==> flow/design.v <==
`timescale 1ns / 1ps
module uart_fifo #(
	parameter DATA_WIDTH = 8,
	parameter DATA_DEPTH = 8
)
(
	input wire aclk,
	input wire aresetn,
	input wire [DATA_WIDTH-1:0]s_axis_tdata,
	input wire s_axis_tvalid,
	output wire s_axis_tready,
	output wire [DATA_WIDTH-1:0]m_axis_tdata,
	output wire m_axis_tvalid,
	input wire m_axis_tready,
	output wire almost_empty,
	output wire almost_full
);
function integer clogb2;
    input [31:0]value;
    begin
        value = value - 1;
        for (clogb2 = 0; value > 0; clogb2 = clogb2 + 1) begin
            value = value >> 1;
        end
    end
endfunction
localparam RWIDTH = clogb2(DATA_DEPTH);
localparam CWIDTH = RWIDTH+1;
reg [DATA_WIDTH-1:0]data[DATA_DEPTH-1:0];
reg [RWIDTH-1:0]head;
reg [RWIDTH-1:0]tail;
reg [CWIDTH-1:0]count;
reg tready;
reg [DATA_WIDTH-1:0]tdata;
reg tvalid;
reg aempty;
reg afull;
wire wr_valid;
wire rd_valid;
integer i;
assign s_axis_tready = tready;
assign m_axis_tdata = tdata;
assign m_axis_tvalid = tvalid;
assign wr_valid = s_axis_tvalid & s_axis_tready;
assign rd_valid = m_axis_tvalid & m_axis_tready;
assign almost_empty = aempty;
assign almost_full = afull; 
always @(posedge aclk) begin
	if (aresetn == 1'b0) begin
		for (i = 0; i < DATA_DEPTH-1; i = i + 1) begin
			data[i] <= 0;
		end
		head <= 0;
		tail <= 0;
		count <= 0;
	end else begin
		case ({wr_valid,rd_valid})
		2'b00: begin
			head <= head;
			tail <= tail;
			count <= count;
		end
		2'b01: begin
			head <= head;
			tail <= tail + 1;
			count <= count - 1;
		end
		2'b10: begin
			data[head] <= s_axis_tdata;
			head <= head + 1;
			tail <= tail;
			count <= count + 1;
		end
		2'b11: begin
			data[head] <= s_axis_tdata;
			head <= head + 1;
			tail <= tail + 1;
			count <= count;
		end
		endcase
	end
end
always @(*) begin
	if (aresetn == 1'b0) begin
		tready <= 1'b0;
		tdata <= 0;
		tvalid <= 1'b0;
	end else begin
		tready <= (count < DATA_DEPTH) ? 1'b1 : 1'b0;
		tdata <= data[tail];
		tvalid <= (count > 0) ? 1'b1 : 1'b0;
	end
end
always @(*) begin
	if (aresetn == 1'b0) begin
		aempty <= 1'b0;
		afull <= 1'b0;
	end else begin
		aempty <= (count <= 1) ? 1'b1 : 1'b0;
		afull <= (count >= (DATA_DEPTH - 1)) ? 1'b1 : 1'b0;
	end
end
endmodule
`timescale 1ns / 1ps
module uart_prescaler
(
	input wire clk,
	input wire rst,
	input wire en,
	input wire [15:0]div,
	output wire stb,
	output wire half
);
reg [15:0]cnt;
reg stb_out;
reg half_out;
assign stb = stb_out;
assign half = half_out;
always @(posedge clk) begin
	if (rst == 1'b1) begin
		cnt <= 0;
	end else begin
		if (en == 1'b1) begin
			if (cnt == (div - 1)) begin
				cnt <= 0;
			end else begin
				cnt <= cnt + 1;
			end 
		end else begin
			cnt <= 0;
		end
	end
end
always @(*) begin
	if (rst == 1'b1) begin
		stb_out <= 1'b0;
	end else begin
		stb_out <= (cnt == (div - 1)) ? 1'b1 : 1'b0;
	end
end
always @(*) begin
	if (rst == 1'b1) begin
		half_out <= 1'b0;
	end else begin
		half_out <= (cnt == ({1'b0,div[15:1]} - 1)) ? 1'b1 : 1'b0;
	end
end
endmodule
`timescale 1ns / 1ps
module uart_rx #(
	parameter BAUD_PRESCALER = 12,	
	parameter PARITY = 0,
	parameter BYTE_SIZE = 8,
	parameter STOP_BITS = 0,
	parameter FIFO_DEPTH = 16
)
(
	input wire aclk,
	input wire aresetn,
	input wire [23:0]s_axis_config_tdata,
	input wire s_axis_config_tvalid,
	output wire s_axis_config_tready,
	output wire [15:0]m_axis_tdata,
	output wire [0:0]m_axis_tuser,
	output wire m_axis_tvalid,
	input wire m_axis_tready,
	input wire rxd,
	output wire rtsn
);
localparam STATE_IDLE = 0;
localparam STATE_START = 1;
localparam STATE_BYTE = 2;
localparam STATE_PAR = 3;
localparam STATE_STOP = 4;
localparam STATE_END = 5;
localparam PARITY_NONE = 3'd0;
localparam PARITY_EVEN = 3'd1;
localparam PARITY_ODD = 3'd2;
localparam PARITY_MARK = 3'd3;
localparam PARITY_SPACE = 3'd4;
localparam STOP_BITS_ONE = 1'd0;
localparam STOP_BITS_TWO = 1'd1;
reg [3:0]state;
reg [15:0]prescaler;
reg [2:0]parity;
reg [3:0]byte_size;
reg [0:0]stop_bits;
reg pre_en;
wire pre_stb;
wire pre_half;
reg [15:0]s_data;
reg s_valid;
wire s_ready;
reg [15:0]rx_data;
reg rx_par;
reg rx_par_rcv;
reg [7:0]byte_cnt;
reg [15:0]bit_cnt;
reg bit_rec;
reg parity_error;
wire afull;
(* IOB = "TRUE" *) reg rxd_in;
(* IOB = "TRUE" *) reg rtsn_out;
wire rx_fall;
wire rx_rise;
assign s_axis_config_tready = (state == STATE_IDLE) ? 1'b1 : 1'b0;
assign rtsn = rtsn_out;
always @(posedge aclk) begin
	if (aresetn == 1'b0) begin
		prescaler <= BAUD_PRESCALER;
		parity <= PARITY;
		byte_size <= BYTE_SIZE;
		stop_bits <= STOP_BITS;
	end else begin
		if ((s_axis_config_tvalid == 1'b1) && (s_axis_config_tready == 1'b1)) begin
			prescaler <= s_axis_config_tdata[15:0];
			parity <= s_axis_config_tdata[18:16];
			byte_size <= s_axis_config_tdata[22:19];
			stop_bits <= s_axis_config_tdata[23];
		end
	end
end
always @(posedge aclk) begin
	if (aresetn == 1'b0) begin
		rxd_in <= 1'b0;
		rtsn_out <= 1'b1;
	end else begin
		rxd_in <= rxd;
		rtsn_out <= (afull) ? 1'b1 : 1'b0;
	end
end
always @(posedge aclk) begin
	if (aresetn == 1'b0) begin
		bit_cnt <= 0;
	end else begin
		if (state != STATE_IDLE) begin
			if (pre_stb == 1'b1) begin
				bit_cnt <= 0;
			end else begin
				bit_cnt <= bit_cnt + rxd_in;
			end
		end else begin
			bit_cnt <= 0;
		end
	end
end
always @(*) begin
	if (aresetn == 1'b0) begin
		bit_rec <= 1'b0;
	end else begin
		bit_rec <= (bit_cnt >= {1'b0,prescaler[15:1]}) ? 1'b1 : 1'b0;
	end
end
always @(posedge aclk) begin
	if (aresetn == 1'b0) begin
		pre_en <= 1'b0;
		s_data <= 0;
		s_valid <= 1'b0;
		rx_data <= 0;
		byte_cnt <= 0;
		rx_par_rcv <= 1'b0;
		state <= STATE_IDLE;
	end else begin
		case (state)
		STATE_IDLE: begin
			if (rx_fall == 1'b1) begin
				pre_en <= 1'b1;
				state <= STATE_START;
			end else begin
				pre_en <= 1'b0;
			end
		end
		STATE_START: begin
			if (pre_stb == 1'b1) begin
				if (bit_rec == 1'b0) begin
					byte_cnt <= 0;
					rx_data <= 0;
					state <= STATE_BYTE;
				end else begin
					state <= STATE_IDLE;
				end
			end
		end
		STATE_BYTE: begin
			if (pre_stb == 1'b1) begin
				rx_data[byte_cnt] <= bit_rec;
				if (byte_cnt == (byte_size - 1)) begin
					if (parity == PARITY_NONE) begin
						state <= STATE_STOP;
					end else begin
						state <= STATE_PAR;
					end
				end else begin
					byte_cnt <= byte_cnt + 1;
				end
			end
		end
		STATE_PAR: begin
			if (pre_stb == 1'b1) begin
				rx_par_rcv <= bit_rec;
				state <= STATE_STOP;
			end
		end
		STATE_STOP: begin
			if (pre_half == 1'b1) begin
				state <= STATE_END;
			end
		end
		STATE_END: begin
			if (s_valid == 1'b0) begin
				s_valid <= 1'b1;
				s_data <= rx_data;
				if (rx_par != rx_par_rcv) begin
					parity_error <= 1'b1;
				end else begin
					parity_error <= 1'b0;
				end
			end else begin
				s_valid <= 1'b0;
				if (s_ready == 1'b1) begin
				end else begin
				end
				state <= STATE_IDLE;
			end
			pre_en <= 1'b0;
		end
		endcase
	end
end
always @(posedge aclk) begin
	if (aresetn == 1'b0) begin
		rx_par <= 1'b0;
	end else begin
		case (state)
		STATE_BYTE: begin
			if (pre_stb == 1'b1) begin
				case (parity)
				PARITY_EVEN: rx_par <= rx_par + bit_rec;
				PARITY_ODD: rx_par <= rx_par + bit_rec;
				default: rx_par <= rx_par;
				endcase
			end
		end
		STATE_PAR: begin
			rx_par <= rx_par;
		end
		STATE_STOP: begin
			rx_par <= rx_par;
		end
		default: begin
			case (parity)
			PARITY_EVEN: rx_par <= 1'b0;
			PARITY_ODD: rx_par <= 1'b1;
			PARITY_MARK: rx_par <= 1'b1;
			PARITY_SPACE: rx_par <= 1'b0;
			endcase
		end
		endcase
	end
end
uart_fifo #(
	.DATA_WIDTH(16+1),
	.DATA_DEPTH(FIFO_DEPTH)
) fifo_sync_inst (
	.aclk(aclk),
	.aresetn(aresetn),
	.s_axis_tdata({parity_error,s_data}),
	.s_axis_tvalid(s_valid),
	.s_axis_tready(s_ready),
	.m_axis_tdata({m_axis_tuser,m_axis_tdata}),
	.m_axis_tvalid(m_axis_tvalid),
	.m_axis_tready(m_axis_tready),
	.almost_full(afull)
);
uart_prescaler prescaler_inst (
	.clk(aclk),
	.rst(~aresetn),
	.en(pre_en),
	.div(prescaler),	
	.stb(pre_stb),
	.half(pre_half)
);
edge_detect #(
	.ZERO_DELAY("TRUE")
) edge_detect_inst (
	.clk(aclk),
	.sig(rxd_in),
	.fall(rx_fall),
	.rise(rx_rise)
);
endmodule
module edge_detect #(
	parameter ZERO_DELAY = "FALSE"
)
(
	input wire clk,
	input wire sig,
	output wire fall,
	output wire rise
);
reg [1:0]sig_ff;
reg fall_out;
reg rise_out;
assign fall = fall_out;
assign rise = rise_out;
always @(posedge clk) begin
	sig_ff[0] <= sig;
	sig_ff[1] <= sig_ff[0];
end
generate if (ZERO_DELAY == "FALSE") begin
	always @(posedge clk) begin
		if (sig_ff[0] & ~sig_ff[1]) begin
			rise_out <= 1'b1;
		end else begin
			rise_out <= 1'b0;
		end
		if (~sig_ff[0] & sig_ff[1]) begin
			fall_out <= 1'b1;
		end else begin
			fall_out <= 1'b0;
		end
	end
end else begin
	always @(sig, sig_ff[0]) begin
		rise_out <= sig & ~sig_ff[0];
		fall_out <= ~sig & sig_ff[0];
	end
end endgenerate
endmodule
`timescale 1ns / 1ps
module uart_tx #(
	parameter BAUD_PRESCALER = 12,
	parameter PARITY = 0,
	parameter BYTE_SIZE = 8,
	parameter STOP_BITS = 0,
	parameter FIFO_DEPTH = 16
)
(
	input wire aclk,
	input wire aresetn,
	input wire [23:0]s_axis_config_tdata,
	input wire s_axis_config_tvalid,
	output wire s_axis_config_tready,
	input wire [15:0]s_axis_tdata,
	input wire s_axis_tvalid,
	output wire s_axis_tready,
	output wire txd,
	input wire ctsn 
);
localparam PARITY_NONE = 3'd0;
localparam PARITY_EVEN = 3'd1;
localparam PARITY_ODD = 3'd2;
localparam PARITY_MARK = 3'd3;
localparam PARITY_SPACE = 3'd4;
localparam STOP_BITS_ONE = 1'd0;
localparam STOP_BITS_TWO = 1'd1;
localparam STATE_IDLE = 0;
localparam STATE_START = 1;
localparam STATE_BYTE = 2;
localparam STATE_PAR = 3;
localparam STATE_STOP = 4;
localparam STATE_END = 5;
reg [3:0]state;
reg [15:0]prescaler;
reg [2:0]parity;
reg [3:0]byte_size;
reg [0:0]stop_bits;
wire [15:0]m_data;
wire m_valid;
reg m_ready;
reg [15:0]counter;
reg pre_en;
wire pre_stb;
reg [15:0]tx_data;
reg tx_par;
(* IOB = "TRUE" *) reg txd_out;
assign txd = txd_out;
assign s_axis_config_tready = (state == STATE_IDLE) ? 1'b1 : 1'b0;
always @(posedge aclk) begin
	if (aresetn == 1'b0) begin
		prescaler <= BAUD_PRESCALER;
		parity <= PARITY;
		byte_size <= BYTE_SIZE;
		stop_bits <= STOP_BITS;
	end else begin
		if ((s_axis_config_tvalid == 1'b1) && (s_axis_config_tready == 1'b1)) begin
			prescaler <= s_axis_config_tdata[15:0];
			parity <= s_axis_config_tdata[18:16];
			byte_size <= s_axis_config_tdata[22:19];
			stop_bits <= s_axis_config_tdata[23];
		end
	end
end
always @(posedge aclk) begin
	if (aresetn <= 1'b0) begin
		txd_out <= 1'b0;
	end else begin
		case (state)
		STATE_IDLE: begin
			txd_out <= 1'b1;
		end
		STATE_START: begin
			txd_out <= 1'b0;
		end
		STATE_BYTE: begin
			txd_out <= tx_data[0];
		end
		STATE_PAR: begin
			txd_out <= tx_par;
		end
		STATE_STOP: begin
			txd_out <= 1'b1;
		end
		STATE_END: begin
			txd_out <= 1'b1;
		end
		default: begin
			txd_out <= 1'b1;
		end
		endcase
	end
end
always @(posedge aclk) begin
	if (aresetn == 1'b0) begin
		pre_en <= 1'b0;
		m_ready <= 1'b0;
		tx_data <= 0;
		counter <= 0;
		state <= STATE_IDLE;
	end else begin
		case (state)
		STATE_IDLE: begin
			if (m_ready == 1'b0) begin
				if (ctsn == 1'b0) begin
					m_ready <= 1'b1;
				end
			end else begin
				if (m_valid == 1'b1) begin
					m_ready <= 1'b0;
					tx_data <= m_data;
					counter <= 0;
					pre_en <= 1'b1;
					state <= STATE_START;
				end
			end
		end
		STATE_START: begin
			if (pre_stb == 1'b1) begin
				state <= STATE_BYTE;
			end
		end
		STATE_BYTE: begin
			if (pre_stb == 1'b1) begin
				tx_data[14:0] <= tx_data[15:1];
				if (counter == (byte_size - 1)) begin
					counter <= 0;
					if (parity == PARITY_NONE) begin
						state <= STATE_STOP;
					end else begin
						state <= STATE_PAR;
					end
				end else begin
					counter <= counter + 1;
				end
			end
		end
		STATE_PAR: begin
			if (pre_stb == 1'b1) begin
				state <= STATE_STOP;
			end
		end
		STATE_STOP: begin
			if (pre_stb == 1'b1) begin
				case (stop_bits)
				STOP_BITS_ONE: begin
					state <= STATE_END;
				end
				STOP_BITS_TWO: begin
					if (counter == 1) begin
						counter <= 0;
						state <= STATE_END;
					end else begin
						counter <= counter + 1;
					end
				end
				endcase
			end
		end
		STATE_END: begin
			if (m_ready == 1'b0) begin
				pre_en <= 1'b0;
				m_ready <= 1'b1;
			end else begin
				m_ready <= 1'b0;
				if (m_valid == 1'b1) begin
					tx_data <= m_data;
					pre_en <= 1'b1;
					state <= STATE_START;
				end else begin
					state <= STATE_IDLE;
				end
			end
		end
		default: begin
			state <= STATE_IDLE;
		end		
		endcase
	end
end
always @(posedge aclk) begin
	if (aresetn == 1'b0) begin
		tx_par <= 1'b0;
	end else begin
		case (state)
		STATE_BYTE: begin
			if (pre_stb == 1'b1) begin
				case (parity)
				PARITY_EVEN: tx_par <= tx_par + tx_data[0];
				PARITY_ODD: tx_par <= tx_par + tx_data[0];
				default: tx_par <= tx_par;
				endcase
			end
		end
		STATE_PAR: begin
			tx_par <= tx_par;
		end
		default: begin
			case (parity)
			PARITY_EVEN: tx_par <= 1'b0;
			PARITY_ODD: tx_par <= 1'b1;
			PARITY_MARK: tx_par <= 1'b1;
			PARITY_SPACE: tx_par <= 1'b0;
			endcase
		end
		endcase
	end
end
uart_fifo #(
	.DATA_WIDTH(16),
	.DATA_DEPTH(FIFO_DEPTH)
) fifo_sync_inst (
	.aclk(aclk),
	.aresetn(aresetn),
	.s_axis_tdata(s_axis_tdata),
	.s_axis_tvalid(s_axis_tvalid),
	.s_axis_tready(s_axis_tready),
	.m_axis_tdata(m_data),
	.m_axis_tvalid(m_valid),
	.m_axis_tready(m_ready)
);
uart_prescaler prescaler_inst (
	.clk(aclk),
	.rst(~aresetn),
	.en(pre_en),
	.div(prescaler),	
	.stb(pre_stb)
);
endmodule
`timescale 1ns / 1ps
module axis_uart_v1_0 #(
	parameter integer BAUD_PRESCALER = 10,	 
	parameter integer PARITY = 0, 			 
	parameter integer BYTE_SIZE = 8, 		 
	parameter integer STOP_BITS = 0, 		 
	parameter integer FIFO_DEPTH = 16,		 
	parameter integer FLOW_CONTROL = 1,		 
	parameter integer DYNAMIC_CONFIG = 1	 
)
(
	input wire aclk,
	input wire aresetn,
	input wire [23:0]s_axis_config_tdata,	 
	input wire s_axis_config_tvalid,
	output wire s_axis_config_tready,
	input wire [15:0]s_axis_tdata,
	input wire s_axis_tvalid,
	output wire s_axis_tready,
	output wire [15:0]m_axis_tdata,
	output wire m_axis_tuser,				 
	output wire m_axis_tvalid,
	input wire m_axis_tready,
	output wire tx,
	input wire rx,
	output wire rts,						 
	input wire cts							 
);
wire s_axis_config_tx_tready;
wire s_axis_config_rx_tready;
assign s_axis_config_tready = (DYNAMIC_CONFIG) ? s_axis_config_tx_tready & s_axis_config_rx_tready : 1'b0;
uart_tx #(
	.BAUD_PRESCALER(BAUD_PRESCALER),
	.PARITY(PARITY),
	.BYTE_SIZE(BYTE_SIZE),
	.STOP_BITS(STOP_BITS),
	.FIFO_DEPTH(FIFO_DEPTH)
) uart_tx_inst (
	.aclk(aclk),
	.aresetn(aresetn),
	.s_axis_config_tdata(s_axis_config_tdata),
	.s_axis_config_tvalid((DYNAMIC_CONFIG) ? (s_axis_config_tvalid & s_axis_config_rx_tready) : 1'b0),
	.s_axis_config_tready(s_axis_config_tx_tready),
	.s_axis_tdata(s_axis_tdata),
	.s_axis_tvalid(s_axis_tvalid),
	.s_axis_tready(s_axis_tready),
	.txd(tx),
	.ctsn(FLOW_CONTROL ? cts : 1'b0)
);
uart_rx #(
	.BAUD_PRESCALER(BAUD_PRESCALER),
	.PARITY(PARITY),
	.BYTE_SIZE(BYTE_SIZE),
	.STOP_BITS(STOP_BITS),
	.FIFO_DEPTH(FIFO_DEPTH)
) uart_rx_inst (
	.aclk(aclk),
	.aresetn(aresetn),
	.s_axis_config_tdata(s_axis_config_tdata),
	.s_axis_config_tvalid((DYNAMIC_CONFIG) ? (s_axis_config_tvalid & s_axis_config_tx_tready) : 1'b0),
	.s_axis_config_tready(s_axis_config_rx_tready),
	.m_axis_tdata(m_axis_tdata),
	.m_axis_tuser(m_axis_tuser),
	.m_axis_tvalid(m_axis_tvalid),
	.m_axis_tready(m_axis_tready),
	.rxd(rx),
	.rtsn(rts)
);
endmodule
Ticket comment

Step by step through the tools: axis_uart_v1_0
Each step is given for the RTL above and for the edited RTL.
Lines under "before" count in the file above, lines under "after" in the edited file.
"difference" is "after" less "before", of the values as shown; "rel. change" is that difference over "before", in percent.
Library cell names are shortened.
A cell with n/a has no value.
- top: axis_uart_v1_0
- clock input: aclk
- library: sky130hd
- library corner: tt_025C_1v80

Edit of the RTL
The edit as a unified diff against the file above.
The edited RTL no longer does the same as the RTL above: the edit was made by script, with no optimisation intended.
begin of diff
@@ -42,5 +42,5 @@
 assign m_axis_tdata = tdata;
 assign m_axis_tvalid = tvalid;
-assign wr_valid = s_axis_tvalid & s_axis_tready;
+assign wr_valid = s_axis_tvalid ^ s_axis_tready;
 assign rd_valid = m_axis_tvalid & m_axis_tready;
 assign almost_empty = aempty;
end of diff

After elaboration
Source: Yosys, flattened and elaborated, memories not mapped. Widths are those after wreduce. Print and check cells do not count.
Yosys's memory passes give these memory sizes; they may raise the number of words (mostly to a power of two), join words into wider ones and drop unused or constant bits.
- storage and ports (element ; before ; after ; difference ; rel. change (%)):
    bits in registers ; 213 ; 213 ; 0 ; 0.00
    memory bits (writable) ; 528 ; 528 ; 0 ; 0.00
    memories kept ; 2 ; 2 ; 0 ; 0.00
    input port bits ; 47 ; 47 ; 0 ; 0.00
    output and inout port bits ; 22 ; 22 ; 0 ; 0.00
    elaborated cells ; 323 ; 323 ; 0 ; 0.00
- cells by class (element ; before ; after ; difference ; rel. change (%)):
    add/sub/neg operators ; 21 ; 21 ; 0 ; 0.00
    order comparisons ; 7 ; 7 ; 0 ; 0.00
    equal/unequal tests ; 58 ; 58 ; 0 ; 0.00
    shifts and indexed selects ; 2 ; 2 ; 0 ; 0.00
    multiplexer cells ; 120 ; 120 ; 0 ; 0.00
    bitwise operators ; 22 ; 22 ; 0 ; 0.00
    reduce/logical cells ; 55 ; 55 ; 0 ; 0.00
- operators with widths (operator ; before ; after ; difference ; rel. change (%)):
    AND 1 bit ; 8 ; 6 ; -2 ; -25.00
    XOR 1 bit ; 0 ; 2 ; +2 ; n/a
Operator kinds equal on both sides are left out: 73.

Logic depth
Yosys ltp: most cells in a row. Word level: on the elaborated netlist, between registers, memories and ports. Mapped: between sequential cells and ports; inverters and the memories' decode and read muxes count.
- depth (element ; before ; after ; difference ; rel. change (%)):
    depth after elaboration ; 9 ; 9 ; 0 ; 0.00
    ABC_AREA ; 0 ; 0 ; n/a ; n/a
    depth in mapped cells ; 15 ; 13 ; -2 ; -13.33
    depth with buffers taken out ; 13 ; 12 ; -1 ; -7.69

After synthesis
The flow's flattened synthesis, as Yosys stat reports it; memories are mapped. The netlist is that of the ABC_AREA named above (0 if unset); the other value can give another one.
- synthesis totals (element ; before ; after ; difference ; rel. change (%)):
    standard cells after synthesis ; 2918 ; 2910 ; -8 ; -0.27
    cell area after synthesis (sq mm) ; 0.0358719 ; 0.0357143 ; -0.0001576 ; -0.44
    area of sequential cells (sq mm) ; 0.0203095 ; 0.0203095 ; 0.0000000 ; 0.00
    flip-flop cells ; 750 ; 750 ; 0 ; 0.00
    buffers ; 201 ; 204 ; +3 ; +1.49
- cell types (type ; before ; after ; difference ; rel. change (%)):
    nand4_1 ; 52 ; 17 ; -35 ; -67.31
    nor3_1 ; 32 ; 50 ; +18 ; +56.25
    or3_1 ; 27 ; 9 ; -18 ; -66.67
    a311oi_1 ; 2 ; 20 ; +18 ; +900.00
    o21ai_1 ; 21 ; 4 ; -17 ; -80.95
    a211oi_1 ; 19 ; 3 ; -16 ; -84.21
    a31o_2 ; 13 ; 1 ; -12 ; -92.31
    clkbuf_1 ; 161 ; 172 ; +11 ; +6.83
    o22ai_1 ; 3 ; 13 ; +10 ; +333.33
    a32o_1 ; 2 ; 12 ; +10 ; +500.00
    inv_1 ; 70 ; 61 ; -9 ; -12.86
    and2_1 ; 526 ; 518 ; -8 ; -1.52
    nand2_1 ; 205 ; 213 ; +8 ; +3.90
    nor4_1 ; 18 ; 26 ; +8 ; +44.44
    o211ai_1 ; 6 ; 14 ; +8 ; +133.33
    or4_1 ; 6 ; 13 ; +7 ; +116.67
    nand3b_1 ; 3 ; 10 ; +7 ; +233.33
    a21oi_1 ; 138 ; 144 ; +6 ; +4.35
Cell types equal on both sides are left out: 16.
The list need not be complete.
By module: a second synthesis without flattening, with its own total; a netlist apart from the flattened one above.
- unflattened totals (element ; before ; after ; difference ; rel. change (%)):
    cells (unflattened synthesis) ; 3345 ; 3360 ; +15 ; +0.45
    area (unflattened synthesis) (sq mm) ; 0.0374647 ; 0.0376223 ; +0.0001576 ; +0.42
Rows give one instance, submodules left out.
- by module, before (module ; times used ; cells ; area (sq mm) ; seq. area (sq mm)):
    uart_fifo ; 1 ; 973 ; 0.013518 ; 0.0085082
    uart_fifo ; 1 ; 925 ; 0.0126772 ; 0.0080277
    uart_rx ; 1 ; 596 ; 0.0047195 ; 0.0017917
    uart_prescaler ; 2 ; 231 ; 0.0017467 ; 0.0003203
    uart_tx ; 1 ; 383 ; 0.0030029 ; 0.0013213
    edge_detect ; 1 ; 3 ; 0.000035 ; 0.00002
    axis_uart_v1_0 ; 1 ; 3 ; 0.0000188 ; 0
- by module, after (module ; times used ; cells ; area (sq mm) ; seq. area (sq mm)):
    uart_fifo ; 1 ; 984 ; 0.0134929 ; 0.0085082
    uart_fifo ; 1 ; 929 ; 0.0128598 ; 0.0080277
    uart_rx ; 1 ; 596 ; 0.0047195 ; 0.0017917
    uart_prescaler ; 2 ; 231 ; 0.0017467 ; 0.0003203
    uart_tx ; 1 ; 383 ; 0.0030029 ; 0.0013213
    edge_detect ; 1 ; 3 ; 0.000035 ; 0.00002
    axis_uart_v1_0 ; 1 ; 3 ; 0.0000188 ; 0

Worst setup path after synthesis
OpenSTA on the mapped netlist: ideal clock, no wires. The path of least setup slack (recovery checks aside). Input and output delay are each 20% of the period. Register names are those of the netlist, which keeps one name where synthesis merged equal registers.
- path after synthesis (element ; before ; after ; difference ; rel. change (%)):
    path type ; input -> register ; input -> register ; n/a ; n/a
    start ; in aresetn ; in aresetn ; n/a ; n/a
    end ; mem uart_rx_inst.fifo_sync_inst.data[4][0] ; mem uart_rx_inst.fifo_sync_inst.data[4][0] ; n/a ; n/a
    period (ns) ; 8.0 ; 8.0 ; 0.0 ; 0.00
    external input delay (ns) ; 1.600 ; 1.600 ; 0.000 ; 0.00
    library setup time (ns) ; 0.415 ; 0.415 ; 0.000 ; n/a
    time at the first pin (ns) ; 1.600 ; 1.600 ; 0.000 ; 0.00
    arrival time (ns) ; 4.286 ; 4.283 ; -0.003 ; -0.07
    required time (ns) ; 7.585 ; 7.585 ; 0.000 ; 0.00
    setup slack (ns) ; 3.299 ; 3.302 ; +0.003 ; n/a
    path delay (ns) ; 3.101 ; 3.098 ; -0.003 ; -0.10
    stages ; 11 ; 10 ; -1 ; -9.09
    buffers on the path ; 2 ; 1 ; -1 ; -50.00
    synthesis period reached (ns) ; 4.701 ; 4.698 ; -0.003 ; -0.06
"path delay" = arrival - input delay + setup time.
"stages" counts driving pins, that of a launching flip-flop among them; a cell with two outputs on the path counts twice.
"synthesis period reached" is the clock period less the worst setup slack; recovery checks do not enter. This is arithmetic on one report: input and output delays are still those of the set period (20% each).
Between the ends stands the longest chain of elaborated cells between them, by number of cells; it is not shown to be the way that was timed. Of several equally long chains one is given.
Each line given opens the expression or statement behind the cell; cells for indexed reads and writes are added by Yosys, which also makes memories of some case tables.
before: The path ends at the enable pin of a flip-flop; only ways to that pin are counted.
Between the ends, after synthesis, before:
- path through: inv_1 > clkbuf_1 > a21oi_1 > and2_1 > clkbuf_1 > inv_1 > ha_1 > nor2_1 > nor2_1 > nand2_1 > o21ai_0
- length of the longest elaborated chain at 7
- noted elaborated cells between the ends (all ways): 16
- noted RTL lines with such cells: 5
- classes of those cells: eq/ne: 3; mux: 7; logic: 3; reduce/logical: 3
- ends and longest elaborated chain, after synthesis, before (element ; RTL line ; text):
    start: declaration ; 671 ; input wire aresetn,
    2-to-1 mux 1 bit ; 84 ; if (aresetn == 1'b0) begin
    AND 1 bit ; 45 ; assign rd_valid = m_axis_tvalid & m_axis_tready;
    equality test 2 bit ; 57 ; case ({wr_valid,rd_valid})
    OR reduction 3 bit ; n/a ;
    parallel mux 1 bit (select 2 bit) ; 57 ;
    2-to-1 mux 1 bit ; 49 ; if (aresetn == 1'b0) begin
    bitwise OR 1 bit ; n/a ;
    end: declaration ; 29 ; reg [DATA_WIDTH-1:0]data[DATA_DEPTH-1:0];
Nets of the timed path that keep an RTL name, with a line that drives or declares them; the list need not be complete.
- named nets, after synthesis, before (net ; RTL line):
    m_axis_tvalid ; 84
after: The path ends at the enable pin of a flip-flop; only ways to that pin are counted.
Between the ends, after synthesis, after:
- path through: inv_1 > clkbuf_1 > a21oi_1 > nand2_1 > inv_1 > ha_1 > nor2_1 > nor2_1 > nand2_1 > o21ai_0
- length of the longest elaborated chain at 7
- noted elaborated cells between the ends (all ways): 16
- noted RTL lines with such cells: 5
- classes of those cells: eq/ne: 3; mux: 7; logic: 3; reduce/logical: 3
- ends and longest elaborated chain, after synthesis, after (element ; RTL line ; text):
    start: declaration ; 671 ; input wire aresetn,
    2-to-1 mux 1 bit ; 84 ; if (aresetn == 1'b0) begin
    AND 1 bit ; 45 ; assign rd_valid = m_axis_tvalid & m_axis_tready;
    equality test 2 bit ; 57 ; case ({wr_valid,rd_valid})
    OR reduction 3 bit ; n/a ;
    parallel mux 1 bit (select 2 bit) ; 57 ;
    2-to-1 mux 1 bit ; 49 ; if (aresetn == 1'b0) begin
    bitwise OR 1 bit ; n/a ;
    end: declaration ; 29 ; reg [DATA_WIDTH-1:0]data[DATA_DEPTH-1:0];
- named nets, after synthesis, after (net ; RTL line):
    m_axis_tvalid ; 84

Timing after layout
Path of least setup slack in the final report of each run of set A (OpenROAD, finished layout, wires in). Where an end is a register, its clock arrival counts in the times.
- path after layout (element ; before ; after ; difference ; rel. change (%)):
    path type ; register -> output ; register -> output ; n/a ; n/a
    start ; reg (name not given) ; reg (name not given) ; n/a ; n/a
    end ; out m_axis_tuser ; out m_axis_tdata[8] ; n/a ; n/a
    period (ns) ; 8.0 ; 8.0 ; 0.0 ; 0.00
    output delay (ns) ; 1.60 ; 1.60 ; 0.00 ; 0.00
    time at the first pin (ns) ; 0.64 ; 0.64 ; 0.00 ; 0.00
    arrival time (ns) ; 4.17 ; 3.91 ; -0.26 ; -6.24
    required time (ns) ; 6.40 ; 6.40 ; 0.00 ; 0.00
    setup slack (ns) ; 2.23 ; 2.49 ; +0.26 ; n/a
    stages ; 6 ; 6 ; 0 ; 0.00
    buffers on the path ; 2 ; 2 ; 0 ; 0.00
Between the ends, after layout, before:
- path through: dfxtp_4 > buf_4 > mux4_2 > mux4_2 > and2_1 > clkdlybuf4s50_1
- ends and longest elaborated chain, after layout, before (element ; RTL line ; text):
    end: declaration ; 679 ; output wire m_axis_tuser,
before: Chain of elaborated cells between the ends: none given.
Between the ends, after layout, after:
- path through: dfxtp_2 > buf_4 > mux4_2 > mux4_2 > and2_1 > clkdlybuf4s50_1
- ends and longest elaborated chain, after layout, after (element ; RTL line ; text):
    end: declaration ; 678 ; output wire [15:0]m_axis_tdata,
after: Chain of elaborated cells between the ends: none given.

Layout results
Runs of the flow (Yosys, OpenROAD) on both versions; the two runs of a pair have the same settings. The constraints put input and output delay at 20% of the set period each and load the outputs with 0.01 pF.
Settings, set A:
- noted CORE_UTILIZATION: 40
- noted period_ns: 8.0
- CAP_MARGIN at 20
- CORE_MARGIN at 2
- SLEW_MARGIN at 20
- results, set A (element ; before ; after ; difference ; rel. change (%)):
    area of the synthesized netlist (sq mm) ; 0.0358719 ; 0.0357143 ; -0.0001576 ; -0.44
    total die area (sq mm) ; 0.092091 ; 0.0916909 ; -0.0004001 ; -0.43
    standard-cell area after layout (sq mm) ; 0.0405426 ; 0.040435 ; -0.0001076 ; -0.27
    setup slack of the critical path (ns) ; 2.230 ; 2.489 ; +0.259 ; n/a
    final setup TNS (ns) ; 0.000 ; 0.000 ; 0.000 ; n/a
    worst-case hold slack (ns) ; 0.451 ; 0.415 ; -0.036 ; n/a
    total power after layout (uW) ; 10414 ; 10348 ; -66 ; -0.63
Settings, set B:
- ABC_AREA at 1
- CELL_PAD_IN_SITES_GLOBAL_PLACEMENT at 0
- noted CORE_ASPECT_RATIO: 1.06
- CORE_MARGIN at 4
- noted CORE_UTILIZATION: 32
- CTS_CLUSTER_DIAMETER at 231
- CTS_CLUSTER_SIZE at 32
- noted GPL_ROUTABILITY_DRIVEN: 1
- MAX_ROUTING_LAYER: met4
- noted PLACE_DENSITY_LB_ADDON: 0.1
- SETUP_SLACK_MARGIN: 0.61
- noted period_ns: 4.29
- CAP_MARGIN at 20
- SLEW_MARGIN at 20
- results, set B (element ; before ; after ; difference ; rel. change (%)):
    area of the synthesized netlist (sq mm) ; 0.0353614 ; 0.0356705 ; +0.0003091 ; +0.87
    total die area (sq mm) ; 0.115889 ; 0.116878 ; +0.000989 ; +0.85
    standard-cell area after layout (sq mm) ; 0.0390387 ; 0.0393302 ; +0.0002915 ; +0.75
    setup slack of the critical path (ns) ; 0.542 ; 0.540 ; -0.002 ; n/a
    final setup TNS (ns) ; 0.000 ; 0.000 ; 0.000 ; n/a
    worst-case hold slack (ns) ; 0.385 ; 0.421 ; +0.036 ; n/a
    total power after layout (uW) ; 16630 ; 16929 ; +299 ; +1.80
"total power after layout": no workload was simulated; the value follows from the tool's default switching activity.
